==> flow/design.v <==
module mux #(parameter N = 32)(
    input  wire [N-1:0] a,
    input  wire [N-1:0] b,
    input  wire sel,
    output reg  [N-1:0] y
);
    always @(*) begin
        y = sel ? b : a;
    end
endmodule
module Extender(
    input  [23:0] Instr,
    input  [1:0]  ImmSrc,
    output reg [31:0] ExtImm
);
    always @(*) begin
        case (ImmSrc)
            2'b00: ExtImm = {24'b0, Instr[7:0]};
            2'b01: ExtImm = {20'b0, Instr[11:0]};
            2'b10: ExtImm = {{6{Instr[23]}}, Instr, 2'b00};
            default: ExtImm = 32'b0;
        endcase
    end
endmodule
module alu (
    input  [31:0] A,   
    input  [31:0] B,    
    input  [1:0]  ALUControl,
    output reg  [31:0] Result,
    output reg         N,     
    output reg         Z,     
    output reg         C,     
    output reg         V      
);
     reg [32:0] temp;
  always @(*) begin
   temp = 33'd0;
   case( ALUControl)
    2'b00: begin
     temp = {1'b0, A} + {1'b0, B};
     Result = A+B;
    end
    2'b01: begin
     temp = {1'b0, A} - {1'b0, B};
     Result = A-B;
    end
    2'b10: begin
     Result = A & B;
    end
    2'b11: begin
     Result = A | B;
    end
   endcase
    C = ~ALUControl[1] & temp[32];
    V =  ~(A[31]^B[31]^ALUControl[0]) & (A[31]^Result[31])&~ALUControl[1];
    N =  Result[31];
    Z = (Result==0);
  end
endmodule
module Register_file(
    input         clk,
    input         WE3,           
    input  [3:0]  A1,            
    input  [3:0]  A2,            
    input  [3:0]  A3,            
    input  [31:0] R15,           
    input  [31:0] WD3,           
    output [31:0] RD1,           
    output [31:0] RD2            
);
    reg [31:0] rf[0:15];
    integer i;
    assign RD1 = (A1 == 4'd15) ? R15 : rf[A1];
    assign RD2 = (A2 == 4'd15) ? R15 : rf[A2];
    always @(posedge clk) begin
        if (WE3 && (A3 != 4'd15)) begin
            rf[A3] <= WD3;
        end
    end
endmodule
module Datapath(
    input         clk,
    input         reset,
    input         PCSrc,
    input         MemtoReg,
    input         MemWrite,
    input         ALUSrc,
    input  [1:0]  ALUControl,
    input  [1:0]  ImmSrc,
    input         RegWrite,
    input  [1:0]  RegSrc,
    input  [31:0] Instr,
    input  [31:0] ReadData,
    output [31:0] PC,
    output [31:0] ALUResult,
    output [31:0] WriteData,
    output [31:0] SrcA,
    output [31:0] SrcB,
    output [31:0] ExtImm,
    output [31:0] RD1,
    output [31:0] RD2,
    output        N,
    output        Z,
    output        C,
    output        V
);
    wire [31:0] PCNext, PCPlus4, PCPlus8;
    wire [31:0] Result;
    wire [31:0] RD;
    wire [3:0] RA1, RA2;
    reg [31:0] PCReg;
    assign PC = PCReg;
    always @(posedge clk or posedge reset) begin
        if(reset) PCReg<=0;
        else PCReg <= PCNext;
    end
    assign PCPlus4 = PC + 32'd4;
    assign PCPlus8 = PC + 32'd8;
    assign RD = Instr;
    mux #(.N(4)) muxA (
        .a(RD[19:16]),
        .b(4'b1111),
        .sel(RegSrc[0]),
        .y(RA1)
    );
    mux #(.N(4)) muxB (
        .a(RD[3:0]),
        .b(RD[15:12]),
        .sel(RegSrc[1]),
        .y(RA2)
    );
    Register_file rf (
        .clk(clk),
        .WE3(RegWrite),
        .A1(RA1),
        .A2(RA2),
        .A3(RD[15:12]),
        .R15(PCPlus8),
        .WD3(Result),
        .RD1(RD1),
        .RD2(RD2)
    );
    assign SrcA = RD1;
    assign WriteData = RD2;
    Extender ext (
        .Instr(RD[23:0]),
        .ImmSrc(ImmSrc),
        .ExtImm(ExtImm)
    );
    mux #(.N(32)) muxSrcB (
        .a(RD2),
        .b(ExtImm),
        .sel(ALUSrc),
        .y(SrcB)
    );
    alu ALU_inst (
        .A(SrcA),
        .B(SrcB),
        .ALUControl(ALUControl),
        .Result(ALUResult),
        .N(N),
        .Z(Z),
        .C(C),
        .V(V)
    );
    mux #(.N(32)) muxResult (
        .a(ALUResult),
        .b(ReadData),
        .sel(MemtoReg),
        .y(Result)
    );
    mux #(.N(32)) muxPC (
        .a(PCPlus4),
        .b(Result),
        .sel(PCSrc),
        .y(PCNext)
    );
endmodule
module Condition_Check(
  input  [3:0] Cond,
  input        N, Z, C, V,
  output reg   CondEx
);
  always @(*) begin
    case(Cond)
      4'b0000: CondEx = Z;                     
      4'b0001: CondEx = ~Z;                    
      4'b0010: CondEx = C;                     
      4'b0011: CondEx = ~C;                    
      4'b0100: CondEx = N;                     
      4'b0101: CondEx = ~N;                    
      4'b0110: CondEx = V;                     
      4'b0111: CondEx = ~V;                    
      4'b1000: CondEx = C & ~Z;                
      4'b1001: CondEx = (~C) | Z;              
      4'b1010: CondEx = ~(N ^ V);              
      4'b1011: CondEx =  (N ^ V);              
      4'b1100: CondEx = (~Z) & ~(N ^ V);       
      4'b1101: CondEx = Z | (N ^ V);           
      4'b1110: CondEx = 1'b1;                  
      default: CondEx = 1'bx;
    endcase
  end
endmodule
module Decoder (
    input  [1:0] Op,
    input  [5:0] Funct,
    input  [3:0] Rd,
    output [1:0] FlagW,
    output       PCS,
    output       RegW,
    output       MemW,
    output       MemtoReg,
    output       ALUSrc,
    output [1:0] ImmSrc,
    output [1:0] RegSrc,
    output [1:0] ALUControl
);
    reg  [9:0] controls;
    reg  [1:0] FlagW_r;
    reg  [1:0] ALUControl_r;
    wire Branch;
    wire ALUOp;
    assign FlagW      = FlagW_r;
    assign ALUControl = ALUControl_r;
    always @(*) begin
        case (Op)
            2'b00: begin
                if (Funct[5])        
                    controls = 10'b0000101001;
                else                 
                    controls = 10'b0000001001;
            end
            2'b01: begin
                if (Funct[0])        
                    controls = 10'b0001111000;
                else                 
                    controls = 10'b1001110100;
            end
            2'b10: begin
                controls = 10'b0110100010;
            end
            default: begin
                controls = 10'b0000000000;
            end
        endcase
    end
    assign { RegSrc,
             ImmSrc,
             ALUSrc,
             MemtoReg,
             RegW,
             MemW,
             Branch,
             ALUOp } = controls;
    always @(*) begin
        if (ALUOp) begin
            case (Funct[4:1])
                4'b0100: ALUControl_r = 2'b00;  
                4'b0010: ALUControl_r = 2'b01;  
                4'b0000: ALUControl_r = 2'b10;  
                4'b1100: ALUControl_r = 2'b11;  
                default: ALUControl_r = 2'b00;
            endcase
            FlagW_r[1] = Funct[0];
            FlagW_r[0] = Funct[0] &
                        ((ALUControl_r == 2'b00) |
                         (ALUControl_r == 2'b01));
        end
        else begin
            ALUControl_r = 2'b00;
            FlagW_r      = 2'b00;
        end
    end
    assign PCS = ((Rd == 4'b1111) & RegW) | Branch;
endmodule
module Control_Unit(
   input clk,
   input reset,
   input [3:0]Rd,
   input  [1:0] Op,
   input  [5:0] Funct,
   input  [3:0] Cond,
   input  N, Z, C, V,
   output         PCSrc,
   output         MemtoReg,
   output         MemWrite,
   output  [1:0]  ALUControl,
   output  [1:0]  ImmSrc,
   output         RegWrite,
   output         ALUSrc,
   output  [1:0]  RegSrc
    );
    wire PCS;
    wire RegW;
    wire MemW;
    wire CondEx;
    wire [1:0] FlagW;
    wire [1:0] FlagWrite;
    reg N_reg, Z_reg, C_reg, V_reg;
    assign FlagWrite = FlagW & {CondEx, CondEx};
   assign PCSrc = PCS & CondEx;
   assign RegWrite = RegW & CondEx;
   assign MemWrite = MemW & CondEx;
    always @(posedge clk or posedge reset) begin
    if (reset) begin
        N_reg <= 1'b0;
        Z_reg <= 1'b0;
        C_reg <= 1'b0;
        V_reg <= 1'b0;
    end else begin
        if (FlagWrite[1]) begin
            N_reg <= N;
            Z_reg <= Z;
        end
        if (FlagWrite[0]) begin
            C_reg <= C;
            V_reg <= V;
        end
    end
end
    Decoder decoder(
        .Rd(Rd),
        .Op(Op),
        .Funct(Funct),
        .PCS(PCS),
        .RegW(RegW),
        .MemW(MemW),
        .MemtoReg(MemtoReg),
        .ALUSrc(ALUSrc),
        .ImmSrc(ImmSrc),
        .RegSrc(RegSrc),
        .ALUControl(ALUControl),
        .FlagW(FlagW)
    );
    Condition_Check cond_check(
        .Cond(Cond),
        .N(N_reg), .Z(Z_reg), .C(C_reg), .V(V_reg),
        .CondEx(CondEx)
    );
endmodule
module top (
    input         clk,
    input         reset,
    output [31:0] PC,
    input  [31:0] Instr,
    output        MemWrite,
    output [31:0] DataAdr,
    output [31:0] WriteData,
    input  [31:0] ReadData
);
    wire        PCSrc;
    wire        MemtoReg;
    wire [1:0]  ALUControl;
    wire [1:0]  ImmSrc;
    wire        RegWrite;
    wire        ALUSrc;
    wire [1:0]  RegSrc;
    wire [31:0] ALUResult;
    wire [31:0] SrcA, SrcB, ExtImm;
    wire [31:0] RD1, RD2;
    wire N, Z, C, V;
    assign DataAdr = ALUResult;
    wire [3:0]  Cond;
    wire [1:0]  Op;
    wire [5:0]  Funct;
    wire [3:0]  Rd;
    Datapath datapath_inst (
        .clk(clk),
        .reset(reset),
        .PCSrc(PCSrc),
        .MemtoReg(MemtoReg),
        .MemWrite(MemWrite),
        .ALUSrc(ALUSrc),
        .ALUControl(ALUControl),
        .ImmSrc(ImmSrc),
        .RegWrite(RegWrite),
        .RegSrc(RegSrc),
        .Instr(Instr),
        .N(N), .Z(Z), .C(C), .V(V),
        .PC(PC),
        .ALUResult(ALUResult),
        .WriteData(WriteData),
        .ReadData(ReadData),
        .SrcA(SrcA),
        .SrcB(SrcB),
        .ExtImm(ExtImm),
        .RD1(RD1),
        .RD2(RD2)
    );
    assign Cond  = Instr[31:28];
    assign Op    = Instr[27:26];
    assign Funct = { Instr[25], Instr[24:21], Instr[20] };  
    assign Rd    = Instr[15:12];
    Control_Unit control_inst (
        .clk(clk),
        .reset(reset),
        .Rd(Rd),
        .Op(Op),
        .Funct(Funct),
        .Cond(Cond),
        .N(N), .Z(Z), .C(C), .V(V),
        .PCSrc(PCSrc),
        .MemtoReg(MemtoReg),
        .MemWrite(MemWrite),
        .ALUControl(ALUControl),
        .ImmSrc(ImmSrc),
        .RegWrite(RegWrite),
        .ALUSrc(ALUSrc),
        .RegSrc(RegSrc)
    );
endmodule
# Step by step through the tools: top
# The steps from the RTL of top to its reports follow in flow order.
# Line numbers count from 1 in the design file above.
# The mark - stands for no value.
# setup
design	top
clk_port	clk
lib	sky130hd
corner	tt_025C_1v80

# Word-level counts
# Yosys after proc, flatten, opt, wreduce and memory -nomap, before mapping. Memory bits, and registers merged into a memory's read port (data or address), are not among the register bits. Print and check cells are not counted.
# Yosys's memory passes give these memory sizes; they may raise the number of words (mostly to a power of two), join words into wider ones and drop unused or constant bits.
# op_classes
n_addsub	6
multipliers	0
div	0
compare	0
eq_ne	28
shift	0
n_mux	22
bitwise	28
reduce_logical	9
# ops
operator	count
2-to-1 mux 32 bit	6
case mux 32 bit (select 4 bit)	1
case mux 33 bit (select 3 bit)	1
case mux 32 bit (select 3 bit)	1
equality test 4 bit (second input constant)	11
adder 32 x 32 -> 33 bit	1
subtractor 32 x 32 -> 33 bit	1
adder 32 x 3 -> 32 bit (second input constant)	1
adder 32 bit	1
subtractor 32 bit	1
AND 32 bit	1
OR 32 bit	1
adder 32 x 4 -> 32 bit (second input constant)	1
zero test 32 bit	1
case mux 10 bit (select 3 bit)	1
equality test 4 x 3 -> 1 bit (second input constant)	4
case mux 1 bit (select 15 bit)	1
equality test 4 x 2 -> 1 bit (second input constant)	3
2-to-1 mux 4 bit	3
AND 1 bit	10
2-to-1 mux 10 bit	1
equality test 2 x 1 -> 1 bit (second input constant)	4
equality test 2 bit (second input constant)	4
zero test 2 bit	4
zero test 4 bit	2
inverter 1 bit	7
case mux 2 bit (select 3 bit)	1
2-to-1 mux 6 bit	1
# Not listed: further kinds 9, cells in them 18.
# word_totals
ff_bits	36
latch_bits	0
ram_bits	512
rom_bits	0
clocked_rd_ports_x_width	0
memories	1
inputBits	66
out_inout_bits	97
word_cells	99
# memory_table
memory	words	width	rd	wr	line	source
datapath_inst.rf.rf	16	32	2	1	71	reg [31:0] rf[0:15];

# Longest topological paths
# Longest topological path by Yosys (ltp), each cell counted once; first at word level (registers and memories cut), then after technology mapping (sequential cells cut; the memories' decode and read muxes count).
# logic_depth
depth_word	11
abc_area	1
depth_mapped	45

# Synthesis result
# Yosys stat after the flow's synthesis: flattened, memories mapped to cells. It holds for the ABC_AREA given above (unset counts as 0); a run with the other value may have another netlist.
# Totals and module areas in this step are rounded.
# types
cell	count	type_area_um2
sky130_fd_sc_hd__edfxtp_1	512	1.54E+04
sky130_fd_sc_hd__nand2_1	1180	4.43E+03
sky130_fd_sc_hd__nand3_1	507	2.54E+03
sky130_fd_sc_hd__inv_1	629	2.36E+03
sky130_fd_sc_hd__o21ai_0	393	1.97E+03
sky130_fd_sc_hd__a21oi_1	300	1501.44
sky130_fd_sc_hd__nor2_1	258	968.429
sky130_fd_sc_hd__dfrtp_1	36	900.864
sky130_fd_sc_hd__ha_1	45	563.04
sky130_fd_sc_hd__buf_2	90	450.432
sky130_fd_sc_hd__xor2_1	48	420.403
sky130_fd_sc_hd__clkbuf_1	97	364.099
sky130_fd_sc_hd__o211ai_1	32	240.23
sky130_fd_sc_hd__o221ai_1	26	227.718
sky130_fd_sc_hd__a21boi_0	25	187.68
sky130_fd_sc_hd__buf_4	24	180.173
sky130_fd_sc_hd__buf_6	16	180.173
sky130_fd_sc_hd__xnor2_1	20	175.168
# Other cell types: 41; their cells: 256.
# synth_totals
mapped_cells	4494
area_um2	34700
sequential_area_um2	16300
flip_flops	548

# Worst setup path after synthesis
# Source: OpenSTA report_checks on the synthesized netlist (no wires, ideal clock, input and output delay 20% of the period each), path of least setup slack; recovery checks are left aside. Register names are those of the netlist, which keeps one name where synthesis merged equal registers.
# synth_path
path_kind	in2out
startpoint	in Instr[27]
endpoint	out DataAdr[26]
clock_period_ns	11.0
input_delay_ns	2.200
out_delay_ns	2.200
launch_ns	2.200
t_arrival_ns	6.225
setup_slack_ns	2.575
path_delay_ns	4.025
driving_pins	35
path_buffers	3
period_less_setup_slack_ns	8.425
# "path_delay_ns" is the arrival time less input delay plus setup time.
# At an output port there is no setup time.
# "driving_pins": output pins that drive a net of the path, with the launching flip-flop's if there is one; two outputs of one cell count as two.
# "period_less_setup_slack_ns" is the clock period less the worst setup slack; recovery checks do not enter. This is arithmetic on one report: input and output delays are still those of the set period (20% each).
# The rows between start and end are the longest chain of elaborated cells between them; the timing report does not say that the signal goes this way. Where chains are equally long, one stands for them.
# Each line given opens the expression or statement behind the cell; cells for indexed reads and writes are added by Yosys, which also makes memories of some case tables.
# The chain passes a memory read, where the word-level depth is cut; so it can be longer than that depth.
# synth_between
cell_sequence	sky130_fd_sc_hd__inv_1 > sky130_fd_sc_hd__ha_1 > sky130_fd_sc_hd__nand3_2 > sky130_fd_sc_hd__buf_8 > sky130_fd_sc_hd__o21ai_2 > sky130_fd_sc_hd__buf_2 > sky130_fd_sc_hd__buf_2 > sky130_fd_sc_hd__o21ai_0 > sky130_fd_sc_hd__o21ai_0 > sky130_fd_sc_hd__nand2_1 > sky130_fd_sc_hd__nand3_1 > sky130_fd_sc_hd__nand3_1 > sky130_fd_sc_hd__nand2_1 > sky130_fd_sc_hd__inv_1 > sky130_fd_sc_hd__ha_1 > sky130_fd_sc_hd__inv_1 > sky130_fd_sc_hd__nor2_1 > sky130_fd_sc_hd__nand3_1 > sky130_fd_sc_hd__inv_1 > sky130_fd_sc_hd__a21oi_1 > sky130_fd_sc_hd__xor2_1 > sky130_fd_sc_hd__inv_1 > sky130_fd_sc_hd__ha_1 > sky130_fd_sc_hd__nand2_1 > sky130_fd_sc_hd__nor2_1 > sky130_fd_sc_hd__inv_1 > sky130_fd_sc_hd__nor3_1 > sky130_fd_sc_hd__nand3_1 > sky130_fd_sc_hd__nand3_1 > sky130_fd_sc_hd__nand2_1 > sky130_fd_sc_hd__nand2_1 > sky130_fd_sc_hd__a21oi_1 > sky130_fd_sc_hd__o21a_1 > sky130_fd_sc_hd__a21oi_1 > sky130_fd_sc_hd__inv_1
elab_chain_len	8
# synth_lines
item	line	source
start, declared	346	input  [31:0] Instr,
equality test 2 bit	227	case (Op)
case mux 10 bit (select 3 bit)	227
2-to-1 mux 4 bit	8	y = sel ? b : a;
memory read (16 x 32 bit)	71	reg [31:0] rf[0:15];
2-to-1 mux 32 bit	74	assign RD2 = (A2 == 4'd15) ? R15 : rf[A2];
2-to-1 mux 32 bit	8
subtractor 32 bit	45	Result = A-B;
case mux 32 bit (select 4 bit)	38	case( ALUControl)
end, declared	348	output [31:0] DataAdr,

# Path in the finished layout
# Path of least setup slack in the final report of record 1 (OpenROAD, finished layout, wires in). Where an end is a register, its clock arrival counts in the times.
# layout_path
path_kind	in2out
startpoint	in Instr[26]
endpoint	out DataAdr[27]
clock_period_ns	11.0
input_delay_ns	2.20
out_delay_ns	2.20
launch_ns	2.20
t_arrival_ns	8.63
setup_slack_ns	0.17
driving_pins	33
path_buffers	5
# The rows between start and end are the longest chain of elaborated cells between them; the timing report does not say that the signal goes this way. Where chains are equally long, one stands for them.
# The chain passes a memory read, where the word-level depth is cut; so it can be longer than that depth.
# layout_between
cell_sequence	sky130_fd_sc_hd__clkdlybuf4s50_1 > sky130_fd_sc_hd__ha_1 > sky130_fd_sc_hd__inv_2 > sky130_fd_sc_hd__nand3_4 > sky130_fd_sc_hd__nand2_4 > sky130_fd_sc_hd__nand2_8 > sky130_fd_sc_hd__buf_4 > sky130_fd_sc_hd__nor2_2 > sky130_fd_sc_hd__nand2_1 > sky130_fd_sc_hd__buf_12 > sky130_fd_sc_hd__inv_4 > sky130_fd_sc_hd__buf_6 > sky130_fd_sc_hd__nand2_1 > sky130_fd_sc_hd__nand3_1 > sky130_fd_sc_hd__nand2_1 > sky130_fd_sc_hd__nor2_2 > sky130_fd_sc_hd__nand2_1 > sky130_fd_sc_hd__nor2_1 > sky130_fd_sc_hd__nand3_2 > sky130_fd_sc_hd__o21ai_2 > sky130_fd_sc_hd__xor2_1 > sky130_fd_sc_hd__ha_2 > sky130_fd_sc_hd__nand2_1 > sky130_fd_sc_hd__nor2_1 > sky130_fd_sc_hd__inv_1 > sky130_fd_sc_hd__nor2_1 > sky130_fd_sc_hd__nand4_1 > sky130_fd_sc_hd__nand2_1 > sky130_fd_sc_hd__a21oi_1 > sky130_fd_sc_hd__o21a_1 > sky130_fd_sc_hd__a21oi_1 > sky130_fd_sc_hd__inv_1 > sky130_fd_sc_hd__clkdlybuf4s50_1
elab_chain_len	8
# layout_lines
item	line	source
start, declared	346	input  [31:0] Instr,
equality test 2 bit	227	case (Op)
case mux 10 bit (select 3 bit)	227
2-to-1 mux 4 bit	8	y = sel ? b : a;
memory read (16 x 32 bit)	71	reg [31:0] rf[0:15];
2-to-1 mux 32 bit	74	assign RD2 = (A2 == 4'd15) ? R15 : rf[A2];
2-to-1 mux 32 bit	8
subtractor 32 bit	45	Result = A-B;
case mux 32 bit (select 4 bit)	38	case( ALUControl)
end, declared	348	output [31:0] DataAdr,

# 5 stored runs of top in the flow (synthesis by Yosys, layout by OpenROAD, sky130hd cells), in arbitrary order. Constraints: input delay and output delay 20% of the set period each, output load 0.01 pF.
# "achieved_clock_period_ns" is the run's clock period less its worst setup slack. It is reckoned from that one timing run; input and output delays stay at 20% of the period that was set.
# "critical_path_time_ns" is the time allowed to the run's worst setup path (the clock period less input and output delay, where it has them) less its slack. Clock arrival times count: a late capture clock shortens it, a late launch clock lengthens it.
# "totalPower_w" rests on the timing tool's default activity at the inputs, not on a simulated workload.
# Values from the reports are rounded here.
# Settings: . = not set for that run.
# Results: . = not shown.
run name	ABC_AREA	CELL_PAD_IN_SITES_GLOBAL_PLACEMENT	CTS_CLUSTER_SIZE	period_ns	CAP_MARGIN	CORE_MARGIN	CORE_UTILIZATION	SLEW_MARGIN	CORE_ASPECT_RATIO	GPL_ROUTABILITY_DRIVEN	MIN_ROUTING_LAYER	PLACE_DENSITY	SETUP_SLACK_MARGIN	TNS_END_PERCENT	CELL_PAD_IN_SITES_DETAIL_PLACEMENT	CTS_CLUSTER_DIAMETER	GPL_TIMING_DRIVEN	HOLD_SLACK_MARGIN	critical_path_time_ns	critical_path_type	ws_hold_ns	synth_area_um2	setup_worst_slack_ns	tns_ns	design.die.area_um2	totalPower_w	final_util_pct	post_route_stdcell_area_um2	achieved_clock_period_ns
record 1	1	3	18	11.0	20	2	40	20	.	.	.	.	.	.	.	.	.	.	6.43	in2out	0.569	34700	0.173	0.000	89200	0.00802	47.5	41100	10.827
record 2	0	3	18	14.9	15	3	40	15	1.02	1	met1	0.66	3.74	75	.	.	.	.	5.97	in2out	0.568	34200	2.97	0.000	89000	0.0067	52.7	44300	11.928
record 3	1	.	79	16.7	25	8	40	20	.	.	.	.	5	.	2	155	0	0.28	.	.	.	.	.	.	.	.	.	.	.
record 4	1	.	79	16.7	20	8	40	20	.	.	.	.	5	.	2	155	.	.	.	.	.	.	.	.	.	.	.	.	.
record 5	.	.	.	11.0	20	2	40	20	.	.	.	0.6	5	.	.	.	.	.	5.93	in2out	0.582	34200	0.675	0.000	87800	0.00992	55.5	47100	10.325
# Record 3: no results, routing failed with GRT-0232
# Record 4: no results, routing failed with GRT-0116
